==> flow/design.v <==
module processor
(
	output reg w_en,
	output reg done,
	output reg [7:0] addr,
	output reg [31:0] data_out,
	input clk,
	input rst_n,
	input start,
	input [31:0] data_in
);
	parameter RESET = 3'd0;
	parameter READ_DATA = 3'd1;
	parameter READ_INSTRUCTON = 3'd2;
	parameter DELAY = 3'd3;
	parameter EXECUTE = 3'd4;
	parameter ADD = 3'd0;
	parameter SUB = 3'd1;
	parameter MUL = 3'd2;
	parameter TR = 3'd3;
	parameter DET = 3'd4;
	reg [2:0] cs,ns;
	reg [1:0] read_data_counter;
	reg [3:0] a11,a12,a21,a22,b11,b12,b21,b22;
	always@(posedge clk or negedge rst_n)begin
		if(~rst_n) cs <= RESET;
		else cs <= ns;
	end
	always@(*)begin
		case(cs)
			RESET : ns = (start & rst_n) ? READ_DATA : RESET;
			READ_DATA : ns = (read_data_counter == 2) ? READ_INSTRUCTON : READ_DATA;
			READ_INSTRUCTON : ns = DELAY;
			DELAY : ns = EXECUTE;
			EXECUTE : ns = RESET;
			default : ns = RESET;
		endcase
	end
	always@(posedge clk or negedge rst_n)begin
		if(~rst_n)begin
			done <= 0;
			w_en <= 0;
			addr <= 8'd255;
			data_out <= 0;
			read_data_counter <= 0;
			a11 <= 0;
			a12 <= 0;
			a21 <= 0; 
			a22 <= 0;
			b11 <= 0;
			b12 <= 0;
			b21 <= 0;
			b22 <= 0;	
		end
		else begin
			case(ns)
				RESET : begin
					done <= 0;
					w_en <= 0;
					addr <= 8'd255;
					data_out <= 0;
					read_data_counter <= 0;
					a11 <= 0;
					a12 <= 0;
					a21 <= 0; 
					a22 <= 0;
					b11 <= 0;
					b12 <= 0;
					b21 <= 0;
					b22 <= 0;
				end
				READ_DATA : begin
					done <= 0;
					w_en <= 0;
					addr <= 8'd255;
					data_out <= 0;
					read_data_counter <= read_data_counter + 1;
					a11 <= data_in[3:0];
					a12 <= data_in[7:4];
					a21 <= data_in[11:8]; 
					a22 <= data_in[15:12];
					b11 <= data_in[19:16];
					b12 <= data_in[23:20];
					b21 <= data_in[27:24];
					b22 <= data_in[31:28];
				end
				READ_INSTRUCTON : begin
					done <= 0;
					w_en <= 0;
					addr <= 0;
					data_out <= 0;
					read_data_counter <= 0;
					a11 <= a11;
					a12 <= a12;
					a21 <= a21; 
					a22 <= a22;
					b11 <= b11;
					b12 <= b12;
					b21 <= b21;
					b22 <= b22;
				end
				DELAY : begin
					done <= done;
					w_en <= w_en;
					addr <= addr;
					data_out <= 0;
					read_data_counter <= 0;
					a11 <= a11;
					a12 <= a12;
					a21 <= a21; 
					a22 <= a22;
					b11 <= b11;
					b12 <= b12;
					b21 <= b21;
					b22 <= b22;
				end
				EXECUTE : begin
					addr <= data_in[7:0];
					read_data_counter <= read_data_counter;
					a11 <= a11;
					a12 <= a12;
					a21 <= a21; 
					a22 <= a22;
					b11 <= b11;
					b12 <= b12;
					b21 <= b21;
					b22 <= b22;
					case(data_in[31:29])
						ADD : begin
							done <= 1;
							w_en <= 1;
							data_out [7:0] <= $signed(a11) + $signed(b11);
							data_out [15:8] <= $signed(a12) + $signed(b12);
							data_out [23:16] <= $signed(a21) + $signed(b21);
							data_out [31:24] <= $signed(a22) + $signed(b22);
						end
						SUB : begin
							done <= 1;
							w_en <= 1;
							data_out [7:0] <= $signed(a11) - $signed(b11);
							data_out [15:8] <= $signed(a12) - $signed(b12);
							data_out [23:16] <= $signed(a21) - $signed(b21);
							data_out [31:24] <= $signed(a22) - $signed(b22);
						end
						MUL : begin
							done <= 1;
							w_en <= 1;
							data_out [7:0] <= ($signed(a11) * $signed(b11)) + ($signed(a12) * $signed(b21));
							data_out [15:8] <= ($signed(a11) * $signed(b12)) + ($signed(a12) * $signed(b22));
							data_out [23:16] <= ($signed(a21) * $signed(b11)) + ($signed(a22) * $signed(b21));
							data_out [31:24] <= ($signed(a21) * $signed(b12)) + ($signed(a22) * $signed(b22));
						end
						TR : begin
							done <= 1;
							w_en <= 1;
							data_out [7:0] <= {a11[3],a11[3],a11[3],a11[3],a11};
							data_out [15:8] <= {a21[3],a21[3],a21[3],a21[3],a21};
							data_out [23:16] <= {a12[3],a12[3],a12[3],a12[3],a12};
							data_out [31:24] <= {a22[3],a22[3],a22[3],a22[3],a22};
						end
						DET : begin
							done <= 1;
							w_en <= 1;
							data_out <= ($signed(a11) * $signed(a22)) - ($signed(a12) * $signed(a21));
						end
						default : begin
							done <= 0;
							w_en <= 0;
						end
					endcase
				end
			endcase
		end
	end
endmodule
* Reports on processor
Each step is given for the RTL above and for the edited RTL.
Lines under "original" count in the file above, lines under "edited" in the edited file.
"difference" is "edited" less "original", of the values as shown.
Library cell names are shortened.
The mark -- stands for no value.
- Top module :: processor
- Clock port :: clk
- Cell library :: sky130hd
- Library corner :: tt_025C_1v80

* Diff
The edit as a unified diff against the file above.
The edit is scripted: it alters the design's behaviour and was not made to optimise anything.
#+begin_src diff
@@ -162,5 +162,5 @@
 							done <= 1;
 							w_en <= 1;
-							data_out <= ($signed(a11) * $signed(a22)) - ($signed(a12) * $signed(a21));
+							data_out <= ($signed(a11) + $signed(a22)) - ($signed(a12) * $signed(a21));
 						end
 						default : begin
#+end_src

* Word level
Yosys after proc, flatten, opt, wreduce and memory -nomap, before mapping. Memory bits, and registers merged into a memory's read port (data or address), are not among the register bits. Print and check cells are not counted.
** Operators by class
- add/subtract/negate cells :: original 14, edited 15, difference +1
- equality and inequality tests :: original 13, edited 13, difference 0
- muxes and demuxes :: original 23, edited 23, difference 0
- reductions and logical operators :: original 14, edited 14, difference 0
- bitwise gates (word level) :: original 1, edited 1, difference 0
- multipliers :: original 10, edited 9, difference -1
** Operators by type and width
- multiplier 4 x 4 -> 8 bit :: original 10, edited 9, difference -1
- adder 4 x 4 -> 5 bit :: original 4, edited 5, difference +1
- subtractor 8 x 8 -> 9 bit :: original 1, edited 0, difference -1
- subtractor 5 x 8 -> 9 bit :: original 0, edited 1, difference +1
- parallel mux 4 bit (select 2 bit) :: original 8, edited 8, difference 0
- equality test 3 x 2 -> 1 bit (second input constant) :: original 6, edited 6, difference 0
- adder 8 bit :: original 4, edited 4, difference 0
- parallel mux 8 bit (select 2 bit) :: original 4, edited 4, difference 0
- parallel mux 8 bit (select 5 bit) :: original 4, edited 4, difference 0
- nonzero test 2 bit :: original 4, edited 4, difference 0
- subtractor 4 x 4 -> 5 bit :: original 4, edited 4, difference 0
- equality test 3 x 1 -> 1 bit (second input constant) :: original 3, edited 3, difference 0
- zero test 3 bit :: original 3, edited 3, difference 0
- equality test 3 bit (second input constant) :: original 2, edited 2, difference 0
- 2-to-1 mux 1 bit :: original 2, edited 2, difference 0
- OR reduction 3 bit :: original 2, edited 2, difference 0
- adder 2 x 1 -> 2 bit (second input constant) :: original 1, edited 1, difference 0
- bitwise AND 1 bit :: original 1, edited 1, difference 0
- equality test 2 bit (second input constant) :: original 1, edited 1, difference 0
- 2-to-1 mux 2 bit :: original 1, edited 1, difference 0
- inequality test 6 bit (second input constant) :: original 1, edited 1, difference 0
- parallel mux 1 bit (select 2 bit) :: original 1, edited 1, difference 0
- parallel mux 2 bit (select 2 bit) :: original 1, edited 1, difference 0
- parallel mux 3 bit (select 4 bit) :: original 1, edited 1, difference 0
- parallel mux 8 bit (select 3 bit) :: original 1, edited 1, difference 0
- AND reduction 2 bit :: original 1, edited 1, difference 0
- nonzero test 3 bit :: original 1, edited 1, difference 0
- OR reduction 2 bit :: original 1, edited 1, difference 0
The list need not be complete.
** Storage and ports
- output and inout bits :: original 42, edited 42, difference 0
- register bits :: original 78, edited 78, difference 0

* Logic depth
Longest topological path by Yosys (ltp), each cell counted once; first at word level (registers and memories cut), then after technology mapping (sequential cells cut; the memories' decode and read muxes count).
** Depth
- depth in word-level cells :: original 7, edited 7, difference 0
- ABC_AREA :: original 0, edited 0
- mapped depth :: original 20, edited 18, difference -2

* Mapped cells and area
Yosys stat after the flow's synthesis: flattened, memories mapped to cells. It holds for the ABC_AREA given above (unset counts as 0); a run with the other value may have another netlist.
** Synthesis totals
- mapped area (um2) :: original 11604.9, edited 11444.7, difference -160.2
- cells in the netlist :: original 1297, edited 1266, difference -31
- sequential area (um2) :: original 2013.2, edited 2013.2, difference 0.0
- flip-flop cells :: original 80, edited 80, difference 0
** Cell types
- a22o_1 :: original 7, edited 49, difference +42
- o21ai_0 :: original 75, edited 43, difference -32
- nand2_1 :: original 102, edited 72, difference -30
- nand3_1 :: original 24, edited 10, difference -14
- a221oi_1 :: original 13, edited 0, difference -13
- inv_1 :: original 238, edited 250, difference +12
- fa_1 :: original 144, edited 133, difference -11
- xnor2_1 :: original 68, edited 78, difference +10
- a21o_1 :: original 23, edited 17, difference -6
- xor2_1 :: original 23, edited 17, difference -6
- ha_1 :: original 147, edited 142, difference -5
- and2_1 :: original 47, edited 52, difference +5
- a31oi_1 :: original 9, edited 4, difference -5
- or2_2 :: original 6, edited 1, difference -5
- nor2_1 :: original 97, edited 101, difference +4
- mux2_2 :: original 4, edited 0, difference -4
- o21bai_1 :: original 2, edited 6, difference +4
- o221ai_1 :: original 1, edited 5, difference +4
The list need not be complete.

* Path before layout
OpenSTA on the mapped netlist: ideal clock, no wires. The path of least setup slack (recovery checks aside). Input and output delay are each 20% of the period. Register names are those of the netlist, which keeps one name where synthesis merged equal registers.
** Timing path after synthesis
- path kind :: original flip-flop to flip-flop, edited flip-flop to flip-flop
- start point :: original reg a22[1], edited reg a21[1]
- end point :: original reg data_out[15], edited reg data_out[28]
- data required time (ns) :: original 6.874, edited 6.874, difference 0.000
- buffers on the path :: original 1, edited 1, difference 0
- setup time (ns) :: original 0.126, edited 0.126, difference 0.000
- arrival time (ns) :: original 4.702, edited 4.370, difference -0.332
- clock period (ns) :: original 7.0, edited 7.0, difference 0.0
- path delay (ns) :: original 4.828, edited 4.496, difference -0.332
- slack (ns) :: original 2.172, edited 2.504, difference +0.332
- stages :: original 19, edited 17, difference -2
- synthesis period reached (ns) :: original 4.828, edited 4.496, difference -0.332
"path delay" is the arrival time less input delay plus setup time.
"stages" counts driving pins, that of a launching flip-flop among them; a cell with two outputs on the path counts twice.
"synthesis period reached" is the clock period less the worst setup slack; recovery checks do not enter. This is arithmetic on one report: input and output delays are still those of the set period (20% each).
Between the ends stands the longest chain of elaborated cells between them, by number of cells; it is not shown to be the way that was timed. Of several equally long chains one is given.
Each line given opens the expression or statement behind the cell; cells for indexed reads and writes are added by Yosys, which also makes memories of some case tables.
At most two assigning lines are given for a register; there are more.
On the way, after synthesis, original:
- Path through :: dfrtp_1 -> clkbuf_1 -> nand2_1 -> fa_1 -> fa_1 -> ha_1 -> inv_1 -> fa_1 -> inv_1 -> fa_1 -> inv_1 -> ha_1 -> a31oi_1 -> a22oi_1 -> a31oi_1 -> xnor2_2 -> o21bai_4 -> nor2_1 -> a221o_1
- Cells in the longest elaborated chain :: 4
** Ends and longest elaborated chain, after synthesis, original
- from (decl) :: RTL line 24 : reg [3:0] a11,a12,a21,a22,b11,b12,b21,b22;
- from (assign) :: RTL line 81 : a22 <= data_in[15:12];
- from (assign) :: RTL line 96 : a22 <= a22;
- multiplier 4 x 4 -> 8 bit :: RTL line 164 : data_out <= ($signed(a11) * $signed(a22)) - ($signed(a12) * $signed(a21));
- subtractor 8 x 8 -> 9 bit :: RTL line 164
- parallel mux 8 bit (select 5 bit) :: RTL line 128 : case(data_in[31:29])
- parallel mux 8 bit (select 2 bit) :: RTL line 56 : case(ns)
- to (assign) :: RTL line 133 : data_out [15:8] <= $signed(a12) + $signed(b12);
- to (assign) :: RTL line 141 : data_out [15:8] <= $signed(a12) - $signed(b12);
- to (decl) :: RTL line 6 : output reg [31:0] data_out,
On the way, after synthesis, edited:
- Path through :: dfrtp_1 -> clkbuf_1 -> nand2_1 -> fa_1 -> fa_1 -> inv_1 -> fa_1 -> fa_1 -> inv_1 -> ha_1 -> o21ai_0 -> nand2b_1 -> a31oi_1 -> xnor2_2 -> o21bai_4 -> a211oi_2 -> a221o_1
- Cells in the longest elaborated chain :: 4
** Ends and longest elaborated chain, after synthesis, edited
- from (decl) :: RTL line 24 : reg [3:0] a11,a12,a21,a22,b11,b12,b21,b22;
- from (assign) :: RTL line 80 : a21 <= data_in[11:8];
- from (assign) :: RTL line 95 : a21 <= a21;
- multiplier 4 x 4 -> 8 bit :: RTL line 164 : data_out <= ($signed(a11) + $signed(a22)) - ($signed(a12) * $signed(a21));
- subtractor 5 x 8 -> 9 bit :: RTL line 164
- parallel mux 8 bit (select 5 bit) :: RTL line 128 : case(data_in[31:29])
- parallel mux 8 bit (select 2 bit) :: RTL line 56 : case(ns)
- to (assign) :: RTL line 135 : data_out [31:24] <= $signed(a22) + $signed(b22);
- to (assign) :: RTL line 143 : data_out [31:24] <= $signed(a22) - $signed(b22);
- to (decl) :: RTL line 6 : output reg [31:0] data_out,

* Timing after layout
Path of least setup slack in the final report of the runs of pair A (OpenROAD, finished layout, wires in). Where an end is a register, its clock arrival counts in the times.
** Timing path post-layout
- path kind :: original flip-flop to flip-flop, edited flip-flop to flip-flop
- start point :: original reg a22[3], edited reg a12[3]
- end point :: original reg data_out[22], edited reg data_out[22]
- arrival time (ns) :: original 5.74, edited 5.39, difference -0.35
- stages :: original 20, edited 16, difference -4
- data required time (ns) :: original 7.24, edited 7.24, difference 0.00
- setup time (ns) :: original 0.12, edited 0.11, difference -0.01
- slack (ns) :: original 1.49, edited 1.85, difference +0.36
- clock period (ns) :: original 7.0, edited 7.0, difference 0.0
- buffers on the path :: original 0, edited 0, difference 0
Between the ends stands the longest chain of elaborated cells between them, by number of cells; it is not shown to be the way that was timed. Of several equally long chains one is given.
At most two assigning lines are given for a register; there are more.
On the way, post-layout, original:
- Path through :: dfrtp_1 -> clkinv_1 -> nor2_1 -> fa_1 -> inv_1 -> ha_1 -> ha_1 -> inv_1 -> fa_1 -> inv_1 -> fa_1 -> inv_1 -> ha_1 -> a31oi_1 -> a22oi_1 -> a31oi_1 -> xnor2_2 -> o21bai_4 -> nor2_1 -> a221o_1
- Cells in the longest elaborated chain :: 4
** Ends and longest elaborated chain, post-layout, original
- from (decl) :: RTL line 24 : reg [3:0] a11,a12,a21,a22,b11,b12,b21,b22;
- from (assign) :: RTL line 81 : a22 <= data_in[15:12];
- from (assign) :: RTL line 96 : a22 <= a22;
- multiplier 4 x 4 -> 8 bit :: RTL line 164 : data_out <= ($signed(a11) * $signed(a22)) - ($signed(a12) * $signed(a21));
- subtractor 8 x 8 -> 9 bit :: RTL line 164
- parallel mux 8 bit (select 5 bit) :: RTL line 128 : case(data_in[31:29])
- parallel mux 8 bit (select 2 bit) :: RTL line 56 : case(ns)
- to (assign) :: RTL line 134 : data_out [23:16] <= $signed(a21) + $signed(b21);
- to (assign) :: RTL line 142 : data_out [23:16] <= $signed(a21) - $signed(b21);
- to (decl) :: RTL line 6 : output reg [31:0] data_out,
On the way, post-layout, edited:
- Path through :: dfrtp_1 -> nand2_1 -> fa_1 -> fa_1 -> inv_1 -> fa_1 -> fa_1 -> inv_1 -> ha_1 -> o21ai_0 -> nand2b_1 -> a31oi_1 -> xnor2_2 -> o211ai_2 -> o21ai_1 -> a221o_1
- Cells in the longest elaborated chain :: 4
** Ends and longest elaborated chain, post-layout, edited
- from (decl) :: RTL line 24 : reg [3:0] a11,a12,a21,a22,b11,b12,b21,b22;
- from (assign) :: RTL line 79 : a12 <= data_in[7:4];
- from (assign) :: RTL line 94 : a12 <= a12;
- multiplier 4 x 4 -> 8 bit :: RTL line 164 : data_out <= ($signed(a11) + $signed(a22)) - ($signed(a12) * $signed(a21));
- subtractor 5 x 8 -> 9 bit :: RTL line 164
- parallel mux 8 bit (select 5 bit) :: RTL line 128 : case(data_in[31:29])
- parallel mux 8 bit (select 2 bit) :: RTL line 56 : case(ns)
- to (assign) :: RTL line 134 : data_out [23:16] <= $signed(a21) + $signed(b21);
- to (assign) :: RTL line 142 : data_out [23:16] <= $signed(a21) - $signed(b21);
- to (decl) :: RTL line 6 : output reg [31:0] data_out,

* Flow runs
Both versions went through the flow (Yosys, OpenROAD) with the same settings in each pair. Constraints: input delay and output delay 20% of the set period each, output load 0.01 pF.
Settings, pair A:
- period_ns :: 7.0
- CAP_MARGIN :: 20
- CORE_MARGIN :: 2
- CORE_UTILIZATION :: 40
- SLEW_MARGIN :: 20
** Final reports, pair A
- netlist area reported by Yosys (um2) :: original 11604.9, edited 11444.7, difference -160.2
- setup slack of the critical path (ns) :: original 1.494, edited 1.851, difference +0.357
- die size (um2) :: original 30390.9, edited 29980.9, difference -410.0
- utilization in the final report (%) :: original 45.6, edited 46.3, difference +0.7
- setup total negative slack (ns) :: original 0.000, edited 0.000, difference 0.000
- worst hold slack after layout (ns) :: original 0.434, edited 0.442, difference +0.008
- clock period reached (ns) :: original 5.506, edited 5.149, difference -0.357
Settings, pair B:
- CELL_PAD_IN_SITES_DETAIL_PLACEMENT :: 1
- CELL_PAD_IN_SITES_GLOBAL_PLACEMENT :: 0
- CORE_UTILIZATION :: 49
- MAX_ROUTING_LAYER :: met5
- PLACE_DENSITY :: 0.7
- SETUP_SLACK_MARGIN :: -0.17
- SLEW_MARGIN :: 10
- period_ns :: 5.67
- CAP_MARGIN :: 20
- CORE_MARGIN :: 2
** Final reports, pair B
- netlist area reported by Yosys (um2) :: original 11604.9, edited 11444.7, difference -160.2
- setup slack of the critical path (ns) :: original 0.323, edited 0.669, difference +0.346
- die size (um2) :: original 24930.8, edited 24595.6, difference -335.2
- utilization in the final report (%) :: original 56.5, edited 56.5, difference 0.0
- setup total negative slack (ns) :: original 0.000, edited 0.000, difference 0.000
- worst hold slack after layout (ns) :: original 0.439, edited 0.435, difference -0.004
- clock period reached (ns) :: original 5.347, edited 5.001, difference -0.346
"clock period reached" = clock period - worst setup slack. The figure is calculated, with input and output delays left at 20% of the set period.
